==> flow/design.v <==
module Mips_Processor (
    input             clk,
    input             rst,
    output     [15:0] mem_addr,
    output            mem_wr,
    output     [15:0] mem_wdata,
    input      [15:0] mem_rdata,
    output reg        wb_we,
    output reg [3:0]  wb_rd,
    output reg [15:0] wb_data
);
    localparam OP_ADD  = 4'd0,  OP_ADDM = 4'd1,  OP_SUB = 4'd2,  OP_ADDI = 4'd3;
    localparam OP_MUL  = 4'd4,  OP_AND  = 4'd5,  OP_SHL = 4'd6,  OP_LW   = 4'd7;
    localparam OP_LWI  = 4'd8,  OP_SW   = 4'd9,  OP_SWI = 4'd10, OP_CLR  = 4'd11;
    localparam OP_LI   = 4'd12, OP_CMP  = 4'd13, OP_BNE = 4'd14, OP_J    = 4'd15;
    reg  [15:0] pc;
    reg         ifid_valid;
    reg  [15:0] ifid_instr, ifid_pcp2;
    reg         idex_valid;
    reg  [3:0]  idex_op, idex_r1, idex_r2;
    reg  [15:0] idex_v1, idex_v2, idex_imm;
    reg         exmem_valid;
    reg  [3:0]  exmem_op, exmem_rd;
    reg  [15:0] exmem_res, exmem_s;
    reg         exmem_phase;
    reg  [15:0] sr, hi, lo;
    reg  [15:0] rf [0:15];
    function writes_reg(input [3:0] op);
        writes_reg = (op == OP_ADD) || (op == OP_ADDM) || (op == OP_SUB) || (op == OP_ADDI) ||
                     (op == OP_AND) || (op == OP_SHL) || (op == OP_LW) || (op == OP_LWI) ||
                     (op == OP_CLR) || (op == OP_LI);
    endfunction
    function uses_ba(input [3:0] op);
        uses_ba = (op == OP_ADDM) || (op == OP_LW) || (op == OP_LWI) || (op == OP_SW) || (op == OP_SWI);
    endfunction
    function uses_mem(input [3:0] op);
        uses_mem = uses_ba(op);
    endfunction
    function is_load(input [3:0] op);
        is_load = (op == OP_ADDM) || (op == OP_LW) || (op == OP_LWI);
    endfunction
    function b_is_reg(input [3:0] op);
        b_is_reg = (op == OP_ADD) || (op == OP_SUB) || (op == OP_MUL) || (op == OP_AND) || (op == OP_CMP);
    endfunction
    function b_shifted(input [3:0] op);
        b_shifted = (op == OP_ADDM) || (op == OP_LW) || (op == OP_LI);
    endfunction
    function real_rd(input [3:0] r);
        real_rd = (r != 4'd0) && (r != 4'd9) && (r != 4'd12) && (r != 4'd13);
    endfunction
    wire mem_port   = exmem_valid && uses_mem(exmem_op);
    wire two_phase  = (exmem_op == OP_LWI) || (exmem_op == OP_SWI);
    wire stall_mem  = exmem_valid && two_phase && !exmem_phase;
    wire [15:0] data_addr = exmem_res;
    assign mem_addr  = mem_port ? data_addr : pc;
    assign mem_wr    = exmem_valid && ((exmem_op == OP_SW) || (exmem_op == OP_SWI && exmem_phase));
    assign mem_wdata = exmem_s;
    reg [15:0] mem_result;
    always @* begin
        case (exmem_op)
            OP_ADDM:       mem_result = exmem_s + mem_rdata;
            OP_LW, OP_LWI: mem_result = mem_rdata;
            default:       mem_result = exmem_res;
        endcase
    end
    wire mem_we       = exmem_valid && writes_reg(exmem_op) && !stall_mem;
    wire mem_fwd_ok   = exmem_valid && writes_reg(exmem_op) && !is_load(exmem_op) && real_rd(exmem_rd);
    wire wb_real      = wb_we && real_rd(wb_rd);
    function [15:0] fwd(input [3:0] r, input [15:0] v);
        if (mem_fwd_ok && exmem_rd == r)
            fwd = exmem_res;
        else if (wb_real && wb_rd == r)
            fwd = wb_data;
        else
            fwd = v;
    endfunction
    wire [15:0] f1 = fwd(idex_r1, idex_v1);
    wire [15:0] f2 = fwd(idex_r2, idex_v2);
    wire [15:0] ex_a = uses_ba(idex_op) ? f2 : f1;
    wire [15:0] ex_b = b_is_reg(idex_op) ? f2 : idex_imm;
    wire [16:0] ex_diff = {1'b0, ex_a} + {1'b0, ~ex_b} + 17'd1;
    wire        ex_eq   = (ex_a == ex_b);
    wire [31:0] ex_prod = ex_a * ex_b;
    wire [15:0] ex_shl  = (ex_b[15:4] != 12'd0) ? 16'd0 : (ex_a << ex_b[3:0]);
    reg [15:0] ex_res;
    always @* begin
        case (idex_op)
            OP_SUB:  ex_res = ex_diff[15:0];
            OP_AND:  ex_res = ex_a & ex_b;
            OP_SHL:  ex_res = ex_shl;
            OP_CLR:  ex_res = 16'd0;
            OP_LI:   ex_res = ex_b;
            default: ex_res = ex_a + ex_b;
        endcase
    end
    wire [15:0] ex_sr = {ex_eq, ex_diff[15], ex_diff[16],
                         (ex_a[15] != ex_b[15]) && (ex_diff[15] != ex_a[15]), 12'd0};
    wire [3:0]  id_op = ifid_instr[15:12];
    wire [3:0]  id_r1 = ifid_instr[11:8];
    wire [3:0]  id_r2 = uses_ba(id_op) ? 4'd10 : ifid_instr[7:4];
    wire [15:0] id_sx = {{8{ifid_instr[7]}}, ifid_instr[7:0]};
    wire [15:0] id_imm = b_shifted(id_op) ? {id_sx[14:0], 1'b0} : id_sx;
    function [15:0] rd_reg(input [3:0] r);
        if (r == 4'd0)
            rd_reg = 16'd0;
        else if (r == 4'd9)
            rd_reg = sr;
        else if (r == 4'd12)
            rd_reg = hi;
        else if (r == 4'd13)
            rd_reg = lo;
        else if (wb_real && wb_rd == r)
            rd_reg = wb_data;
        else
            rd_reg = rf[r];
    endfunction
    wire id_reads1 = ifid_valid && (id_op != OP_LI) && (id_op != OP_CLR) && (id_op != OP_BNE) &&
                     (id_op != OP_J) && (!uses_ba(id_op) || id_op == OP_ADDM || id_op == OP_SW || id_op == OP_SWI);
    wire id_reads2 = ifid_valid && (b_is_reg(id_op) || uses_ba(id_op));
    wire ex_load   = idex_valid && writes_reg(idex_op) && is_load(idex_op);
    wire load_use  = ex_load && ((id_reads1 && id_r1 == idex_r1) || (id_reads2 && id_r2 == idex_r1));
    function spec_hit(input [3:0] r);
        spec_hit = idex_valid && (((idex_op == OP_CMP) && r == 4'd9) ||
                                  ((idex_op == OP_MUL) && (r == 4'd12 || r == 4'd13)));
    endfunction
    wire spec_use  = (id_reads1 && spec_hit(id_r1)) || (id_reads2 && spec_hit(id_r2));
    wire stall_id  = load_use || spec_use;
    wire id_go     = ifid_valid && !stall_mem && !stall_id;
    wire ex_cmp    = idex_valid && (idex_op == OP_CMP);
    wire br_taken  = ifid_valid && (id_op == OP_BNE) && (ex_cmp ? !ex_eq : !sr[15]);
    wire redirect  = id_go && (br_taken || id_op == OP_J);
    wire [15:0] br_target = ifid_pcp2 + {id_sx[14:0], 1'b0};
    wire [15:0] j_target  = {ifid_pcp2[15:13], ifid_instr[11:0], 1'b0};
    wire fetch    = !mem_port;                  
    wire if_hold  = stall_mem || (ifid_valid && stall_id);
    wire [15:0] pcp2 = pc + 16'd2;
    integer i;
    always @(posedge clk) begin
        if (rst) begin
            pc <= 16'd0;
            ifid_valid <= 1'b0;
            idex_valid <= 1'b0;
            exmem_valid <= 1'b0;
            exmem_phase <= 1'b0;
            wb_we <= 1'b0;
            sr <= 16'd0;
            hi <= 16'd0;
            lo <= 16'd0;
            for (i = 0; i < 16; i = i + 1)
                rf[i] <= 16'd0;
        end else begin
            if (wb_real)
                rf[wb_rd] <= wb_data;
            wb_we   <= mem_we;
            wb_rd   <= exmem_rd;
            wb_data <= mem_result;
            if (stall_mem) begin
                exmem_phase <= 1'b1;
                exmem_res   <= mem_rdata;
                idex_v1     <= f1;
                idex_v2     <= f2;
            end else begin
                exmem_valid <= idex_valid && (idex_op != OP_BNE) && (idex_op != OP_J);
                exmem_op    <= idex_op;
                exmem_rd    <= idex_r1;
                exmem_res   <= ex_res;
                exmem_s     <= f1;
                exmem_phase <= 1'b0;
                if (idex_valid && idex_op == OP_CMP)
                    sr <= ex_sr;
                if (idex_valid && idex_op == OP_MUL) begin
                    hi <= ex_prod[31:16];
                    lo <= ex_prod[15:0];
                end
                idex_valid <= id_go;
                idex_op    <= id_op;
                idex_r1    <= id_r1;
                idex_r2    <= id_r2;
                idex_v1    <= rd_reg(id_r1);
                idex_v2    <= rd_reg(id_r2);
                idex_imm   <= id_imm;
            end
            if (redirect) begin
                pc <= (id_op == OP_J) ? j_target : br_target;
                ifid_valid <= 1'b0;
            end else if (!if_hold) begin
                if (fetch) begin
                    pc <= pcp2;
                    ifid_valid <= 1'b1;
                    ifid_instr <= mem_rdata;
                    ifid_pcp2  <= pcp2;
                end else begin
                    ifid_valid <= 1'b0;
                end
            end
        end
    end
endmodule
Memo
Re: synthesis data of Mips_Processor

* Step by step through the tools: Mips_Processor
Each step is given for the RTL above and for the edited RTL.
Lines under "before" count in the file above, lines under "after" in the edited file.
"difference" is "after" less "before", of the values as shown.
Operators: Yosys type, input widths -> output width; for muxes data width and select width s.
Cell names lack the library's common part.
A cell with - has no value.
- Top :: Mips_Processor
- Clock :: clk
- Standard-cell library :: sky130hd
- Timing corner :: tt_025C_1v80

* Diff
The edit as a unified diff against the file above.
The edited RTL no longer does the same as the RTL above: the edit was made by script, with no optimisation intended.
#+begin_src diff
@@ -78,5 +78,6 @@
     wire [15:0] f2 = fwd(idex_r2, idex_v2);
     wire [15:0] ex_a = uses_ba(idex_op) ? f2 : f1;
-    wire [15:0] ex_b = b_is_reg(idex_op) ? f2 : idex_imm;
+    reg [15:0] ex_b;
+    always @(posedge clk) ex_b <= b_is_reg(idex_op) ? f2 : idex_imm;
     wire [16:0] ex_diff = {1'b0, ex_a} + {1'b0, ~ex_b} + 17'd1;
     wire        ex_eq   = (ex_a == ex_b);
#+end_src

* Word level
Yosys after proc, flatten, opt, wreduce and memory -nomap, before mapping. Print and check cells are not counted. Equal cells are merged and count once.
Yosys's memory passes give these memory sizes; they may raise the number of words (mostly to a power of two), join words into wider ones and drop unused or constant bits.
** Storage and ports
- cells after elaboration :: before 275, after 276, difference +1
- memory bits (writable) :: before 256, after 256, difference 0
- register bits :: before 202, after 218, difference +16
- bits of input ports :: before 18, after 18, difference 0
- memory cells :: before 1, after 1, difference 0
- output and inout port bits :: before 54, after 54, difference 0
** Cells by class
- muxes and demuxes :: before 40, after 40, difference 0
- reductions and logical operators :: before 128, after 128, difference 0
- equal/unequal tests :: before 67, after 67, difference 0
- bitwise logic cells :: before 7, after 7, difference 0
- shift operators :: before 1, after 1, difference 0
- $mul :: before 1, after 1, difference 0
- $add $sub $neg :: before 6, after 6, difference 0
** Operators by type and width
- $logic_or 1x1->1 :: before 54, after 54, difference 0
- $logic_and 1x1->1 :: before 52, after 52, difference 0
- $mux 16 :: before 27, after 27, difference 0
- $eq 4x4->1 const B :: before 24, after 24, difference 0
- $ne 4x4->1 const B :: before 12, after 12, difference 0
- $eq 4x3->1 const B :: before 10, after 10, difference 0
- $eq 4x4->1 :: before 8, after 8, difference 0
- $logic_not 1->1 :: before 7, after 7, difference 0
- $mux 1 :: before 6, after 6, difference 0
- $eq 4x2->1 const B :: before 5, after 5, difference 0
- $logic_not 4->1 :: before 5, after 5, difference 0
- $not 1->1 :: before 5, after 5, difference 0
- $mux 4 :: before 4, after 4, difference 0
- $reduce_and 2->1 :: before 4, after 4, difference 0
- $add 16x16->16 :: before 3, after 3, difference 0
- $eq 4x1->1 const B :: before 3, after 3, difference 0
- $ne 1x1->1 :: before 2, after 2, difference 0
- $reduce_bool 4->1 :: before 2, after 2, difference 0
- $reduce_or 2->1 :: before 2, after 2, difference 0
- $add 16x16->17 :: before 1, after 1, difference 0
- $add 16x2->16 const B :: before 1, after 1, difference 0
- $add 17x1->17 const B :: before 1, after 1, difference 0
- $and 16x16->16 :: before 1, after 1, difference 0
- $eq 16x16->1 :: before 1, after 1, difference 0
- $mul 16x16->32 :: before 1, after 1, difference 0
- $mux 8 :: before 1, after 1, difference 0
- $ne 2x1->1 const B :: before 1, after 1, difference 0
- $ne 2x2->1 const B :: before 1, after 1, difference 0
Not every row of either side is listed.

* Longest topological paths
Longest topological path by Yosys (ltp), each cell counted once; first at word level (registers and memories cut), then after technology mapping (sequential cells cut; the memories' decode and read muxes count).
** Depth
- depth in word-level cells :: before 25, after 25, difference 0
- ABC_AREA :: before 0, after 0
- depth in mapped cells :: before 37, after 33, difference -4
- mapped depth without buffers :: before 31, after 28, difference -3

* Mapped cells and area
The flow's flattened synthesis, as Yosys stat reports it; memories are mapped. The netlist is that of the ABC_AREA named above (0 if unset); the other value can give another one.
** Cells by type
- nor2_1 :: before 284, after 174, difference -110
- nand2_1 :: before 404, after 334, difference -70
- and2_1 :: before 202, after 260, difference +58
- mux2i_1 :: before 82, after 131, difference +49
- inv_1 :: before 280, after 320, difference +40
- nor3_1 :: before 51, after 76, difference +25
- a311oi_1 :: before 27, after 5, difference -22
- or3_1 :: before 13, after 32, difference +19
- clkbuf_1 :: before 195, after 213, difference +18
- nand3_1 :: before 92, after 74, difference -18
- dfxtp_1 :: before 61, after 77, difference +16
- o21ai_0 :: before 124, after 110, difference -14
- o211ai_1 :: before 18, after 29, difference +11
- clkinv_1 :: before 11, after 0, difference -11
- o22ai_1 :: before 16, after 26, difference +10
- xor2_1 :: before 30, after 39, difference +9
- inv_2 :: before 11, after 2, difference -9
- o211a_1 :: before 1, after 10, difference +9
Not every row of either side is listed.
** Mapped netlist
- buffer cells :: before 241, after 269, difference +28
- mapped cells :: before 3664, after 3716, difference +52
- area of sequential cells (sq mm) :: before 0.0132627, after 0.013583, difference +0.0003203
- flip-flops :: before 462, after 478, difference +16
- cell area after synthesis (sq mm) :: before 0.0364562, after 0.0377162, difference +0.0012600

* Worst setup path after synthesis
Path of least setup slack by OpenSTA after synthesis, without wires, with an ideal clock, recovery checks aside; 20% of the period is set as input and as output delay. Where synthesis merged equal registers, the netlist keeps one of their names.
** Path after synthesis
- kind :: before register to register, after register to register
- from :: before register exmem_op[1], after register exmem_op[0]
- to :: before register hi[15], after register hi[15]
- path slack (ns) :: before 2.237, after 2.881, difference +0.644
- path delay (ns) :: before 8.763, after 8.119, difference -0.644
- arrival (ns) :: before 8.620, after 7.987, difference -0.633
- period (ns) :: before 11.0, after 11.0, difference 0.0
- stages :: before 33, after 32, difference -1
- data required time (ns) :: before 10.857, after 10.868, difference +0.011
- path buffers :: before 5, after 5, difference 0
- launch time at the first pin (ns) :: before 0.000, after 0.000, difference 0.000
- setup time (ns) :: before 0.143, after 0.132, difference -0.011
- synthesis period reached (ns) :: before 8.763, after 8.119, difference -0.644
"path delay" is the arrival time less input delay plus setup time.
"stages": output pins that drive a net of the path, with the launching flip-flop's if there is one; two outputs of one cell count as two.
"synthesis period reached" is the clock period less the worst setup slack; recovery checks do not enter. This is arithmetic on one report: input and output delays are still those of the set period (20% each).
The rows between start and end are the longest chain of elaborated cells between them; the timing report does not say that the signal goes this way. Where chains are equally long, one stands for them.
A line is the first line of the expression or statement that the cell stems from. Yosys adds cells for indexed reads and writes and turns some case tables into memories.
Between the ends, after synthesis, before:
- Cell sequence :: edfxtp_1 and4b_4 nor3_4 or4b_1 buf_2 buf_2 buf_2 buf_2 or2_2 a31oi_1 clkbuf_1 nor2_1 fa_1 inv_1 fa_1 fa_1 inv_1 fa_1 fa_1 inv_1 fa_1 inv_1 ha_1 a21o_1 a21o_1 a221oi_1 a31oi_1 a31o_2 a31oi_1 o211ai_1 a32oi_1 a221o_1 a41oi_1
- Length of the longest elaborated chain :: 17
- Elaborated cells on any way between the ends :: 38
- Classes of those cells :: mul: 1; eq/ne: 10; mux: 4; logic: 1; reduce/logical: 22
** RTL lines, path after synthesis, before
- start: declaration :: RTL line 23 : reg  [3:0]  exmem_op, exmem_rd;
- start: assignment :: RTL line 164 : exmem_op    <= idex_op;
- $logic_not 4->1 :: RTL line 29 : writes_reg = (op == OP_ADD) || (op == OP_ADDM) || (op == OP_SUB) || (op == OP_ADDI) ||
- $logic_or 1x1->1 x9 :: RTL line 29
- $logic_and 1x1->1 x3 :: RTL line 67 : wire mem_fwd_ok   = exmem_valid && writes_reg(exmem_op) && !is_load(exmem_op) && real_rd(exmem_rd);
- $logic_and 1x1->1 :: RTL line 70 : if (mem_fwd_ok && exmem_rd == r)
- $mux 16 :: RTL line 70
- $mux 16 :: RTL line 79 : wire [15:0] ex_a = uses_ba(idex_op) ? f2 : f1;
- $mul 16x16->32 :: RTL line 83 : wire [31:0] ex_prod = ex_a * ex_b;
- end: assignment :: RTL line 147 : hi <= 16'd0;
- end: assignment :: RTL line 172 : hi <= ex_prod[31:16];
- end: declaration :: RTL line 26 : reg  [15:0] sr, hi, lo;
Between the ends, after synthesis, after:
- Cell sequence :: edfxtp_1 buf_6 nor4b_2 nor3_2 buf_4 or4b_2 buf_2 nand4_1 o221a_2 clkbuf_1 clkbuf_1 ha_1 inv_1 fa_1 fa_1 inv_1 fa_1 fa_1 fa_1 inv_1 fa_1 inv_1 ha_1 and4_1 and2_1 a32oi_1 nand3_1 a41o_1 o41ai_1 o21ai_0 xnor2_1 a21oi_1
- Length of the longest elaborated chain :: 17
- Elaborated cells on any way between the ends :: 37
- Classes of those cells :: mul: 1; eq/ne: 10; mux: 3; logic: 1; reduce/logical: 22
** RTL lines, path after synthesis, after
- start: declaration :: RTL line 23 : reg  [3:0]  exmem_op, exmem_rd;
- start: assignment :: RTL line 165 : exmem_op    <= idex_op;
- $logic_not 4->1 :: RTL line 29 : writes_reg = (op == OP_ADD) || (op == OP_ADDM) || (op == OP_SUB) || (op == OP_ADDI) ||
- $logic_or 1x1->1 x9 :: RTL line 29
- $logic_and 1x1->1 x3 :: RTL line 67 : wire mem_fwd_ok   = exmem_valid && writes_reg(exmem_op) && !is_load(exmem_op) && real_rd(exmem_rd);
- $logic_and 1x1->1 :: RTL line 70 : if (mem_fwd_ok && exmem_rd == r)
- $mux 16 :: RTL line 70
- $mux 16 :: RTL line 79 : wire [15:0] ex_a = uses_ba(idex_op) ? f2 : f1;
- $mul 16x16->32 :: RTL line 84 : wire [31:0] ex_prod = ex_a * ex_b;
- end: assignment :: RTL line 148 : hi <= 16'd0;
- end: assignment :: RTL line 173 : hi <= ex_prod[31:16];
- end: declaration :: RTL line 26 : reg  [15:0] sr, hi, lo;

* Path in the finished layout
Path of least setup slack in the final report of the runs of pair 1 (OpenROAD, finished layout, wires in). Where an end is a register, its clock arrival counts in the times.
** Path after layout
- kind :: before register to register, after register to register
- from :: before register exmem_op[0], after register idex_op[3]
- to :: before register hi[15], after register hi[14]
- path buffers :: before 2, after 0, difference -2
- arrival (ns) :: before 10.67, after 10.13, difference -0.54
- stages :: before 31, after 27, difference -4
- setup time (ns) :: before 0.17, after 0.09, difference -0.08
- launch time at the first pin (ns) :: before 0.61, after 0.63, difference +0.02
- data required time (ns) :: before 11.45, after 11.52, difference +0.07
- path slack (ns) :: before 0.78, after 1.40, difference +0.62
- period (ns) :: before 11.0, after 11.0, difference 0.0
The rows between start and end are the longest chain of elaborated cells between them; the timing report does not say that the signal goes this way. Where chains are equally long, one stands for them.
Between the ends, after layout, before:
- Cell sequence :: edfxtp_1 nor4b_2 nor3_4 buf_4 or4b_1 buf_4 mux2_4 o221ai_2 inv_1 ha_1 inv_1 fa_1 inv_1 fa_1 fa_1 fa_1 fa_1 inv_1 fa_1 inv_1 ha_1 nand2_1 nor2_1 a221oi_1 a31oi_1 a31o_2 a31oi_1 o211ai_1 a32oi_1 a221o_1 a41oi_1
- Length of the longest elaborated chain :: 17
- Elaborated cells on any way between the ends :: 38
- Classes of those cells :: mul: 1; eq/ne: 10; mux: 4; logic: 1; reduce/logical: 22
** RTL lines, path after layout, before
- start: declaration :: RTL line 23 : reg  [3:0]  exmem_op, exmem_rd;
- start: assignment :: RTL line 164 : exmem_op    <= idex_op;
- $logic_not 4->1 :: RTL line 29 : writes_reg = (op == OP_ADD) || (op == OP_ADDM) || (op == OP_SUB) || (op == OP_ADDI) ||
- $logic_or 1x1->1 x9 :: RTL line 29
- $logic_and 1x1->1 x3 :: RTL line 67 : wire mem_fwd_ok   = exmem_valid && writes_reg(exmem_op) && !is_load(exmem_op) && real_rd(exmem_rd);
- $logic_and 1x1->1 :: RTL line 70 : if (mem_fwd_ok && exmem_rd == r)
- $mux 16 :: RTL line 70
- $mux 16 :: RTL line 79 : wire [15:0] ex_a = uses_ba(idex_op) ? f2 : f1;
- $mul 16x16->32 :: RTL line 83 : wire [31:0] ex_prod = ex_a * ex_b;
- end: assignment :: RTL line 147 : hi <= 16'd0;
- end: assignment :: RTL line 172 : hi <= ex_prod[31:16];
- end: declaration :: RTL line 26 : reg  [15:0] sr, hi, lo;
Between the ends, after layout, after:
- Cell sequence :: edfxtp_1 and3b_1 o21ai_1 nand2_1 mux2i_2 o221a_2 ha_1 fa_1 inv_1 fa_1 fa_1 fa_1 inv_1 fa_1 inv_1 fa_1 inv_1 ha_1 nand3_1 a31oi_1 o211ai_1 and3_1 o21ai_0 a311o_1 a41oi_1 xor2_1 o31ai_1
- Length of the longest elaborated chain :: 7
- Elaborated cells on any way between the ends :: 14
- Classes of those cells :: mul: 1; eq/ne: 6; mux: 1; reduce/logical: 6
** RTL lines, path after layout, after
- start: declaration :: RTL line 20 : reg  [3:0]  idex_op, idex_r1, idex_r2;
- start: assignment :: RTL line 177 : idex_op    <= id_op;
- $eq 4x1->1 :: RTL line 34 : uses_ba = (op == OP_ADDM) || (op == OP_LW) || (op == OP_LWI) || (op == OP_SW) || (op == OP_SWI);
- $logic_or 1x1->1 x4 :: RTL line 34
- $mux 16 :: RTL line 79 : wire [15:0] ex_a = uses_ba(idex_op) ? f2 : f1;
- $mul 16x16->32 :: RTL line 84 : wire [31:0] ex_prod = ex_a * ex_b;
- end: assignment :: RTL line 148 : hi <= 16'd0;
- end: assignment :: RTL line 173 : hi <= ex_prod[31:16];
- end: declaration :: RTL line 26 : reg  [15:0] sr, hi, lo;

* Layout results
Both versions went through the flow (Yosys, OpenROAD) with the same settings in each pair. Constraints: input delay and output delay 20% of the set period each, output load 0.01 pF.
Settings, pair 1:
- CORE_UTILIZATION :: 40
- PLACE_DENSITY :: 0.6
- period_ns :: 11.0
- CAP_MARGIN :: 20
- CORE_MARGIN :: 2
- SLEW_MARGIN :: 20
** Measured results, pair 1
- chip area after synthesis (Yosys) (sq mm) :: before 0.0364562, after 0.0377162, difference +0.0012600
- utilization (%) :: before 44.8, after 44.9, difference +0.1
- worst-case hold slack (ns) :: before 0.490, after 0.458, difference -0.032
- worst setup slack after layout (ns) :: before 0.779, after 1.397, difference +0.618
- achieved period (ns) :: before 10.221, after 9.603, difference -0.618
- sum of negative setup slack (ns) :: before 0.000, after 0.000, difference 0.000
- total design power (µW) :: before 14007, after 14740, difference +733
- standard-cell area after routing (sq mm) :: before 0.0403937, after 0.0419352, difference +0.0015415
- die footprint (sq mm) :: before 0.0935718, after 0.0967614, difference +0.0031896
Settings, pair 2:
- ABC_AREA :: 0
- CELL_PAD_IN_SITES_DETAIL_PLACEMENT :: 2
- CORE_ASPECT_RATIO :: 0.61
- CORE_MARGIN :: 2
- CORE_UTILIZATION :: 38
- CTS_CLUSTER_DIAMETER :: 302
- GPL_ROUTABILITY_DRIVEN :: 0
- MIN_ROUTING_LAYER :: met1
- PLACE_DENSITY_LB_ADDON :: 0.11
- period_ns :: 16.6
- CAP_MARGIN :: 20
- SLEW_MARGIN :: 20
** Measured results, pair 2
- chip area after synthesis (Yosys) (sq mm) :: before 0.0364562, after 0.0377162, difference +0.0012600
- utilization (%) :: before 42.8, after 42.6, difference -0.2
- worst-case hold slack (ns) :: before 0.480, after 0.478, difference -0.002
- worst setup slack after layout (ns) :: before 5.888, after 7.069, difference +1.181
- achieved period (ns) :: before 10.712, after 9.531, difference -1.181
- sum of negative setup slack (ns) :: before 0.000, after 0.000, difference 0.000
- total design power (µW) :: before 9718, after 9644, difference -74
- standard-cell area after routing (sq mm) :: before 0.0405489, after 0.042004, difference +0.0014551
- die footprint (sq mm) :: before 0.0985086, after 0.101868, difference +0.0033594
"achieved period": clock period set for the run, less the worst setup slack. It is reckoned from that one timing run; input and output delays stay at 20% of the period that was set.
"total design power" rests on the timing tool's default activity at the inputs, not on a simulated workload.
